==> flow/design.v <==
module softmax_4 (
    input wire clk,
    input wire reset,
    input wire start,
    input wire [15:0] in0, in1, in2, in3,     
    output reg [7:0] out0, out1, out2, out3, 
    output reg done
);
    parameter IDLE = 2'd0, EXP = 2'd1, DIVIDE = 2'd2, DONE = 2'd3;
    reg [1:0] state;
    reg [15:0] exp0, exp1, exp2, exp3;
    wire [17:0] sum_exp;
    reg [7:0] result0, result1, result2, result3;
    always @(posedge clk or posedge reset) begin
        if (reset)
            state <= IDLE;
        else begin
            case (state)
                IDLE:    state <= (start) ? EXP : IDLE;
                EXP:     state <= DIVIDE;
                DIVIDE:  state <= DONE;
                DONE:    state <= IDLE;
                default: state <= IDLE;
            endcase
        end
    end
    wire [31:0] x_sq0, x_sq1, x_sq2, x_sq3;
    assign x_sq0 = in0 * in0;
    assign x_sq1 = in1 * in1;
    assign x_sq2 = in2 * in2;
    assign x_sq3 = in3 * in3;
    assign sum_exp = exp0 + exp1 + exp2 + exp3;
    always @(posedge clk) begin
        if (reset) begin
            exp0 <= 0; exp1 <= 0; exp2 <= 0; exp3 <= 0;
            done <= 0;
        end else begin
            case (state)
                EXP: begin
                    exp0 <= 16'd256 + in0 + (x_sq0 >> 9);
                    exp1 <= 16'd256 + in1 + (x_sq1 >> 9);
                    exp2 <= 16'd256 + in2 + (x_sq2 >> 9);
                    exp3 <= 16'd256 + in3 + (x_sq3 >> 9);
                end
                DIVIDE: begin
                    if (sum_exp != 0) begin
                        result0 <= ({8'd0, exp0} * 24'd255) / sum_exp;
                        result1 <= ({8'd0, exp1} * 24'd255) / sum_exp;
                        result2 <= ({8'd0, exp2} * 24'd255) / sum_exp;
                        result3 <= ({8'd0, exp3} * 24'd255) / sum_exp;
                    end else begin
                        result0 <= 0;
                        result1 <= 0;
                        result2 <= 0;
                        result3 <= 0;
                    end
                end
                DONE: begin
                    out0 <= result0;
                    out1 <= result1;
                    out2 <= result2;
                    out3 <= result3;
                    done <= 1;
                end
                default: begin
                    done <= 0;
                end
            endcase
        end
    end
endmodule
# Reports on softmax_4
# Tool output for the design above before and after an edit, in the order of the flow.
# "orig" refers to lines of the RTL above, "edited" to lines of the edited file.
# "diff": "edited" minus "orig" as printed here. "rel_change_pct": 100 x difference / "orig".
# Not given: n/a
[inputs]
top = "softmax_4"
clock = "clk"
lib = "sky130hd"
corner = "tt_025C_1v80"

# The edit
# Unified diff, file above to edited file.
# A script made this edit. It changes what the design does and was not meant as an optimisation.
# begin of diff
@@ -40,5 +40,5 @@
                     exp0 <= 16'd256 + in0 + (x_sq0 >> 9);
                     exp1 <= 16'd256 + in1 + (x_sq1 >> 9);
-                    exp2 <= 16'd256 + in2 + (x_sq2 >> 9);
+                    exp2 <= (16'd256 ^ in2) + (x_sq2 >> 9);
                     exp3 <= 16'd256 + in3 + (x_sq3 >> 9);
                 end
# end of diff

# Elaborated design
# Source: Yosys, flattened and elaborated, memories not mapped. Widths are those after wreduce. Registers that Yosys merges into a memory's read port (data or address) are not register bits. Print and check cells do not count. Equal cells are merged and count once.
[word_totals]
columns = ["item", "orig", "edited", "diff", "rel_change_pct"]
rows = [
  ["register_bits", 131, 131, 0, 0.00],
  ["out_inout_bits", 33, 33, 0, 0.00],
  ["wordCells", 49, 49, 0, 0.00],
]
[op_classes]
columns = ["item", "orig", "edited", "diff", "rel_change_pct"]
rows = [
  ["n_addsub", 11, 10, -1, -9.09],
  ["mul", 8, 8, 0, 0.00],
  ["div", 4, 4, 0, 0.00],
  ["equal", 3, 3, 0, 0.00],
  ["n_mux", 3, 3, 0, 0.00],
  ["n_logic", 1, 2, 1, 100.00],
  ["n_reduce_logical", 5, 5, 0, 0.00],
]
[ops]
columns = ["cell", "orig", "edited", "diff", "rel_change_pct"]
rows = [
  ["9-bit by 16-bit adder with 16-bit output (first input constant)", 4, 3, -1, -25.00],
  ["1-bit NOT", 1, 2, 1, 100.00],
  ["16-bit adder", 4, 4, 0, 0.00],
  ["24-bit by 18-bit divider with 24-bit output", 4, 4, 0, 0.00],
  ["16-bit by 16-bit multiplier with 25-bit output", 4, 4, 0, 0.00],
  ["16-bit by 8-bit multiplier with 24-bit output (second input constant)", 4, 4, 0, 0.00],
  ["2-bit equality test (second input constant)", 2, 2, 0, 0.00],
  ["2-bit AND reduction", 2, 2, 0, 0.00],
  ["16-bit by 16-bit adder with 17-bit output", 1, 1, 0, 0.00],
  ["17-bit by 16-bit adder with 18-bit output", 1, 1, 0, 0.00],
  ["18-bit by 16-bit adder with 18-bit output", 1, 1, 0, 0.00],
  ["2-bit by 1-bit equality test with 1-bit output (second input constant)", 1, 1, 0, 0.00],
  ["2-bit zero test", 1, 1, 0, 0.00],
  ["1-bit two-way mux", 1, 1, 0, 0.00],
  ["1-bit parallel mux with 2-bit select", 1, 1, 0, 0.00],
  ["2-bit parallel mux with 4-bit select", 1, 1, 0, 0.00],
  ["18-bit nonzero test", 1, 1, 0, 0.00],
  ["2-bit OR reduction", 1, 1, 0, 0.00],
]

# Longest topological paths
# Longest topological path by Yosys (ltp), each cell counted once; first at word level (registers and memories cut), then after technology mapping (sequential cells cut; the memories' decode and read muxes count).
[logic_depth]
columns = ["item", "orig", "edited", "diff", "rel_change_pct"]
rows = [
  ["depth_word", 4, 4, 0, 0.00],
  ["abc_area", "0", "0", "n/a", "n/a"],
  ["ltp_mapped", 308, 305, -3, -0.97],
]

# After synthesis
# Yosys stat after the flow's synthesis: flattened, memories mapped to cells. It holds for the ABC_AREA given above (unset counts as 0); a run with the other value may have another netlist.
[synth_totals]
columns = ["item", "orig", "edited", "diff", "rel_change_pct"]
rows = [
  ["mapped_cells", 12311, 12532, 221, 1.80],
  ["area_um2", 98509.5, 99776.9, 1267.4, 1.29],
  ["flip_flops", 133, 133, 0, 0.00],
  ["n_buf", 281, 293, 12, 4.27],
]
[by_type]
columns = ["cell", "orig", "edited", "diff", "rel_change_pct"]
rows = [
  ["sky130_fd_sc_hd__o21a_1", 517, 365, -152, -29.40],
  ["sky130_fd_sc_hd__nor3_1", 566, 434, -132, -23.32],
  ["sky130_fd_sc_hd__nand2_1", 838, 943, 105, 12.53],
  ["sky130_fd_sc_hd__a21oi_1", 632, 732, 100, 15.82],
  ["sky130_fd_sc_hd__xnor2_1", 451, 529, 78, 17.29],
  ["sky130_fd_sc_hd__o21bai_1", 74, 114, 40, 54.05],
  ["sky130_fd_sc_hd__nand3_1", 165, 202, 37, 22.42],
  ["sky130_fd_sc_hd__nor2_1", 1117, 1084, -33, -2.95],
  ["sky130_fd_sc_hd__xor2_1", 218, 250, 32, 14.68],
  ["sky130_fd_sc_hd__o211ai_1", 58, 89, 31, 53.45],
  ["sky130_fd_sc_hd__or2_2", 84, 112, 28, 33.33],
  ["sky130_fd_sc_hd__clkbuf_1", 227, 204, -23, -10.13],
  ["sky130_fd_sc_hd__o31ai_1", 139, 116, -23, -16.55],
  ["sky130_fd_sc_hd__and3_1", 62, 85, 23, 37.10],
  ["sky130_fd_sc_hd__a21o_1", 311, 289, -22, -7.07],
  ["sky130_fd_sc_hd__and2_1", 265, 284, 19, 7.17],
  ["sky130_fd_sc_hd__a21boi_0", 72, 53, -19, -26.39],
  ["sky130_fd_sc_hd__nor2b_1", 136, 154, 18, 13.24],
]
# Not every row of either side is listed.

# Worst setup path after synthesis
# Source: OpenSTA report_checks on the synthesized netlist (no wires, ideal clock, input and output delay 20% of the period each), path of least setup slack; recovery checks are left aside. Register names are those of the netlist, which keeps one name where synthesis merged equal registers.
[synth_timing]
columns = ["item", "orig", "edited", "diff", "rel_change_pct"]
rows = [
  ["path_type", "flip-flop to flip-flop", "flip-flop to flip-flop", "n/a", "n/a"],
  ["start", "register exp1[2]", "register exp1[2]", "n/a", "n/a"],
  ["end", "register result3[0]", "register result2[0]", "n/a", "n/a"],
  ["tclk_ns", 60.0, 60.0, 0.0, 0.00],
  ["setup_ns", 0.292, 0.268, -0.024, "n/a"],
  ["launch_ns", 0.000, 0.000, 0.000, "n/a"],
  ["arrival_ns", 62.043, 63.462, 1.419, 2.29],
  ["slack_ns", -2.334, -3.730, -1.396, "n/a"],
  ["delay_ns", 62.335, 63.730, 1.395, 2.24],
  ["stages", 284, 282, -2, -0.70],
  ["n_path_buf", 24, 23, -1, -4.17],
  ["period_less_setup_slack_ns", 62.334, 63.73, 1.396, 2.24],
]
# "delay_ns" = arrival - input delay + setup time.
# "stages": output pins that drive a net of the path, with the launching flip-flop's if there is one; two outputs of one cell count as two.
# "period_less_setup_slack_ns" = period - worst setup slack (recovery checks aside). The figure is calculated, with input and output delays left at 20% of the set period.
# Between the ends stands the longest chain of elaborated cells between them, by number of cells; it is not shown to be the way that was timed. Of several equally long chains one is given.
# Each line given opens the expression or statement behind the cell; cells for indexed reads and writes are added by Yosys, which also makes memories of some case tables.
[synth_via_orig]
path_cell_list = "sky130_fd_sc_hd__dfxtp_1 > sky130_fd_sc_hd__fa_1 > sky130_fd_sc_hd__fa_1 > sky130_fd_sc_hd__ha_1 > sky130_fd_sc_hd__a21o_1 > sky130_fd_sc_hd__a21oi_1 > sky130_fd_sc_hd__xnor2_1 > sky130_fd_sc_hd__o211ai_4 > sky130_fd_sc_hd__or4_4 > sky130_fd_sc_hd__nor4_4 > sky130_fd_sc_hd__nand2_2 > sky130_fd_sc_hd__nor2_1 > sky130_fd_sc_hd__a21oi_1 > sky130_fd_sc_hd__ha_1 > sky130_fd_sc_hd__o21a_1 > sky130_fd_sc_hd__nor2_1 > sky130_fd_sc_hd__o31ai_1 > sky130_fd_sc_hd__o31ai_2 > (+248 left out) > sky130_fd_sc_hd__nor2_8 > sky130_fd_sc_hd__buf_6 > sky130_fd_sc_hd__mux2_1 > sky130_fd_sc_hd__ha_1 > sky130_fd_sc_hd__nor2b_1 > sky130_fd_sc_hd__o21ai_0 > sky130_fd_sc_hd__nand2b_1 > sky130_fd_sc_hd__a21oi_1 > sky130_fd_sc_hd__nor2b_1 > sky130_fd_sc_hd__o21ai_0 > sky130_fd_sc_hd__nand2b_1 > sky130_fd_sc_hd__a21oi_1 > sky130_fd_sc_hd__o31ai_1 > sky130_fd_sc_hd__a21o_1 > sky130_fd_sc_hd__a21oi_1 > sky130_fd_sc_hd__o311ai_0 > sky130_fd_sc_hd__a21oi_1 > sky130_fd_sc_hd__a21oi_1"
elab_chain_len = 4
cone_cells = 5
classes_between = "add/sub (3); div (1); reduce/logical (1)"
[synth_rtl_orig]
columns = ["item", "line_no", "text"]
rows = [
  ["start: declaration", 11, "reg [15:0] exp0, exp1, exp2, exp3;"],
  ["start: assignment", 35, "exp0 <= 0; exp1 <= 0; exp2 <= 0; exp3 <= 0;"],
  ["start: assignment", 41, "exp1 <= 16'd256 + in1 + (x_sq1 >> 9);"],
  ["16-bit by 16-bit adder with 17-bit output", 32, "assign sum_exp = exp0 + exp1 + exp2 + exp3;"],
  ["17-bit by 16-bit adder with 18-bit output", 32, ""],
  ["18-bit by 16-bit adder with 18-bit output", 32, ""],
  ["24-bit by 18-bit divider with 24-bit output", 50, "result3 <= ({8'd0, exp3} * 24'd255) / sum_exp;"],
  ["end: assignment", 50, ""],
  ["end: assignment", 55, "result3 <= 0;"],
  ["end: declaration", 13, "reg [7:0] result0, result1, result2, result3;"],
]
[synth_via_edited]
path_cell_list = "sky130_fd_sc_hd__dfxtp_1 > sky130_fd_sc_hd__fa_1 > sky130_fd_sc_hd__fa_1 > sky130_fd_sc_hd__ha_1 > sky130_fd_sc_hd__a211oi_1 > sky130_fd_sc_hd__o21a_1 > sky130_fd_sc_hd__o21ai_0 > sky130_fd_sc_hd__a221oi_1 > sky130_fd_sc_hd__nand3_1 > sky130_fd_sc_hd__nor4_1 > sky130_fd_sc_hd__and2_0 > sky130_fd_sc_hd__clkbuf_1 > sky130_fd_sc_hd__a21oi_1 > sky130_fd_sc_hd__ha_1 > sky130_fd_sc_hd__a21oi_1 > sky130_fd_sc_hd__or3_1 > sky130_fd_sc_hd__o31a_1 > sky130_fd_sc_hd__or2_2 > (+246 left out) > sky130_fd_sc_hd__buf_2 > sky130_fd_sc_hd__mux2_2 > sky130_fd_sc_hd__ha_1 > sky130_fd_sc_hd__a21oi_1 > sky130_fd_sc_hd__nor2b_1 > sky130_fd_sc_hd__o21ai_0 > sky130_fd_sc_hd__nand2b_1 > sky130_fd_sc_hd__a21oi_1 > sky130_fd_sc_hd__nor2b_1 > sky130_fd_sc_hd__o21ai_0 > sky130_fd_sc_hd__nand2b_1 > sky130_fd_sc_hd__a21oi_1 > sky130_fd_sc_hd__o31ai_1 > sky130_fd_sc_hd__a21oi_1 > sky130_fd_sc_hd__nor2b_1 > sky130_fd_sc_hd__nor3_1 > sky130_fd_sc_hd__o211a_1 > sky130_fd_sc_hd__o22ai_1"
elab_chain_len = 4
cone_cells = 5
classes_between = "add/sub (3); div (1); reduce/logical (1)"
[synth_rtl_edited]
columns = ["item", "line_no", "text"]
rows = [
  ["start: declaration", 11, "reg [15:0] exp0, exp1, exp2, exp3;"],
  ["start: assignment", 35, "exp0 <= 0; exp1 <= 0; exp2 <= 0; exp3 <= 0;"],
  ["start: assignment", 41, "exp1 <= 16'd256 + in1 + (x_sq1 >> 9);"],
  ["16-bit by 16-bit adder with 17-bit output", 32, "assign sum_exp = exp0 + exp1 + exp2 + exp3;"],
  ["17-bit by 16-bit adder with 18-bit output", 32, ""],
  ["18-bit by 16-bit adder with 18-bit output", 32, ""],
  ["24-bit by 18-bit divider with 24-bit output", 49, "result2 <= ({8'd0, exp2} * 24'd255) / sum_exp;"],
  ["end: assignment", 49, ""],
  ["end: assignment", 54, "result2 <= 0;"],
  ["end: declaration", 13, "reg [7:0] result0, result1, result2, result3;"],
]

# Worst path after layout
# Path of least setup slack in the final report of each run of pair A (OpenROAD, finished layout, wires in). Where an end is a register, its clock arrival counts in the times.
[layout_timing]
columns = ["item", "orig", "edited", "diff", "rel_change_pct"]
rows = [
  ["path_type", "flip-flop to flip-flop", "flip-flop to flip-flop", "n/a", "n/a"],
  ["start", "register exp2[12]", "register exp0[3]", "n/a", "n/a"],
  ["end", "register result2[0]", "register result0[0]", "n/a", "n/a"],
  ["tclk_ns", 57.9, 57.9, 0.0, 0.00],
  ["setup_ns", 0.29, 0.25, -0.04, "n/a"],
  ["launch_ns", 0.54, 0.54, 0.00, 0.00],
  ["arrival_ns", 55.37, 55.66, 0.29, 0.52],
  ["slack_ns", 2.80, 2.56, -0.24, "n/a"],
  ["stages", 279, 277, -2, -0.72],
  ["n_path_buf", 14, 26, 12, 85.71],
]
# Between the ends stands the longest chain of elaborated cells between them, by number of cells; it is not shown to be the way that was timed. Of several equally long chains one is given.
[layout_via_orig]
path_cell_list = "sky130_fd_sc_hd__dfxtp_1 > sky130_fd_sc_hd__fa_2 > sky130_fd_sc_hd__fa_1 > sky130_fd_sc_hd__inv_1 > sky130_fd_sc_hd__fa_1 > sky130_fd_sc_hd__inv_1 > sky130_fd_sc_hd__fa_1 > sky130_fd_sc_hd__ha_1 > sky130_fd_sc_hd__nand4_1 > sky130_fd_sc_hd__nor2_1 > sky130_fd_sc_hd__nand2_1 > sky130_fd_sc_hd__or3_1 > sky130_fd_sc_hd__a31oi_4 > sky130_fd_sc_hd__xnor2_2 > sky130_fd_sc_hd__ha_1 > sky130_fd_sc_hd__a41oi_1 > sky130_fd_sc_hd__a21oi_1 > sky130_fd_sc_hd__ha_1 > (+243 left out) > sky130_fd_sc_hd__buf_4 > sky130_fd_sc_hd__mux2_2 > sky130_fd_sc_hd__ha_1 > sky130_fd_sc_hd__o21ai_0 > sky130_fd_sc_hd__nand2b_1 > sky130_fd_sc_hd__a21oi_1 > sky130_fd_sc_hd__nor2b_1 > sky130_fd_sc_hd__o21ai_0 > sky130_fd_sc_hd__nand2b_1 > sky130_fd_sc_hd__a21oi_2 > sky130_fd_sc_hd__o31ai_1 > sky130_fd_sc_hd__a21oi_1 > sky130_fd_sc_hd__nor2b_1 > sky130_fd_sc_hd__o21ai_0 > sky130_fd_sc_hd__nand2b_1 > sky130_fd_sc_hd__a21oi_1 > sky130_fd_sc_hd__and3_1 > sky130_fd_sc_hd__a31oi_1"
elab_chain_len = 3
cone_cells = 5
classes_between = "add/sub (2); mul (1); div (1); reduce/logical (1)"
[layout_rtl_orig]
columns = ["item", "line_no", "text"]
rows = [
  ["start: declaration", 11, "reg [15:0] exp0, exp1, exp2, exp3;"],
  ["start: assignment", 35, "exp0 <= 0; exp1 <= 0; exp2 <= 0; exp3 <= 0;"],
  ["start: assignment", 42, "exp2 <= 16'd256 + in2 + (x_sq2 >> 9);"],
  ["17-bit by 16-bit adder with 18-bit output", 32, "assign sum_exp = exp0 + exp1 + exp2 + exp3;"],
  ["18-bit by 16-bit adder with 18-bit output", 32, ""],
  ["24-bit by 18-bit divider with 24-bit output", 49, "result2 <= ({8'd0, exp2} * 24'd255) / sum_exp;"],
  ["end: assignment", 49, ""],
  ["end: assignment", 54, "result2 <= 0;"],
  ["end: declaration", 13, "reg [7:0] result0, result1, result2, result3;"],
]
[layout_via_edited]
path_cell_list = "sky130_fd_sc_hd__dfxtp_2 > sky130_fd_sc_hd__inv_1 > sky130_fd_sc_hd__fa_1 > sky130_fd_sc_hd__inv_1 > sky130_fd_sc_hd__fa_1 > sky130_fd_sc_hd__fa_1 > sky130_fd_sc_hd__fa_1 > sky130_fd_sc_hd__ha_1 > sky130_fd_sc_hd__a211oi_2 > sky130_fd_sc_hd__o2111ai_2 > sky130_fd_sc_hd__nand3_2 > sky130_fd_sc_hd__o311ai_2 > sky130_fd_sc_hd__buf_4 > sky130_fd_sc_hd__o31a_1 > sky130_fd_sc_hd__o211ai_1 > sky130_fd_sc_hd__ha_2 > sky130_fd_sc_hd__a21oi_2 > sky130_fd_sc_hd__ha_1 > (+241 left out) > sky130_fd_sc_hd__buf_4 > sky130_fd_sc_hd__mux2_1 > sky130_fd_sc_hd__ha_1 > sky130_fd_sc_hd__nor2b_1 > sky130_fd_sc_hd__o21ai_0 > sky130_fd_sc_hd__nand2b_1 > sky130_fd_sc_hd__a21oi_1 > sky130_fd_sc_hd__nor2b_1 > sky130_fd_sc_hd__o21ai_0 > sky130_fd_sc_hd__nand2b_1 > sky130_fd_sc_hd__a21oi_1 > sky130_fd_sc_hd__o31ai_1 > sky130_fd_sc_hd__a21o_1 > sky130_fd_sc_hd__a221oi_2 > sky130_fd_sc_hd__o221ai_2 > sky130_fd_sc_hd__nand2b_1 > sky130_fd_sc_hd__o311ai_1 > sky130_fd_sc_hd__nand2_1"
elab_chain_len = 4
cone_cells = 6
classes_between = "add/sub (3); mul (1); div (1); reduce/logical (1)"
[layout_rtl_edited]
columns = ["item", "line_no", "text"]
rows = [
  ["start: declaration", 11, "reg [15:0] exp0, exp1, exp2, exp3;"],
  ["start: assignment", 35, "exp0 <= 0; exp1 <= 0; exp2 <= 0; exp3 <= 0;"],
  ["start: assignment", 40, "exp0 <= 16'd256 + in0 + (x_sq0 >> 9);"],
  ["16-bit by 16-bit adder with 17-bit output", 32, "assign sum_exp = exp0 + exp1 + exp2 + exp3;"],
  ["17-bit by 16-bit adder with 18-bit output", 32, ""],
  ["18-bit by 16-bit adder with 18-bit output", 32, ""],
  ["24-bit by 18-bit divider with 24-bit output", 47, "result0 <= ({8'd0, exp0} * 24'd255) / sum_exp;"],
  ["end: assignment", 47, ""],
  ["end: assignment", 52, "result0 <= 0;"],
  ["end: declaration", 13, "reg [7:0] result0, result1, result2, result3;"],
]

# Layout results
# Both versions went through the flow (Yosys, OpenROAD) with the same settings in each pair. Constraints: input delay and output delay 20% of the set period each, output load 0.01 pF.
[flow_settings_pair_A]
CORE_UTILIZATION = 40
period_ns = 57.9
CAP_MARGIN = 20
CORE_MARGIN = 2
SLEW_MARGIN = 20
[measured_pair_A]
columns = ["item", "orig", "edited", "diff", "rel_change_pct"]
rows = [
  ["synthesis_area_um2", 98509.5, 99776.9, 1267.4, 1.29],
  ["design.die.area_um2", 250260.0, 253452.0, 3192.0, 1.28],
  ["final_cell_area_um2", 115183.0, 118374.0, 3191.0, 2.77],
  ["util_frac", 0.469, 0.476, 0.007, "n/a"],
  ["setup_worst_slack_ns", 2.804, 2.560, -0.244, "n/a"],
  ["total_negative_slack_ns", 0.000, 0.000, 0.000, "n/a"],
  ["fin_hold_ws_ns", 0.418, 0.421, 0.003, "n/a"],
]
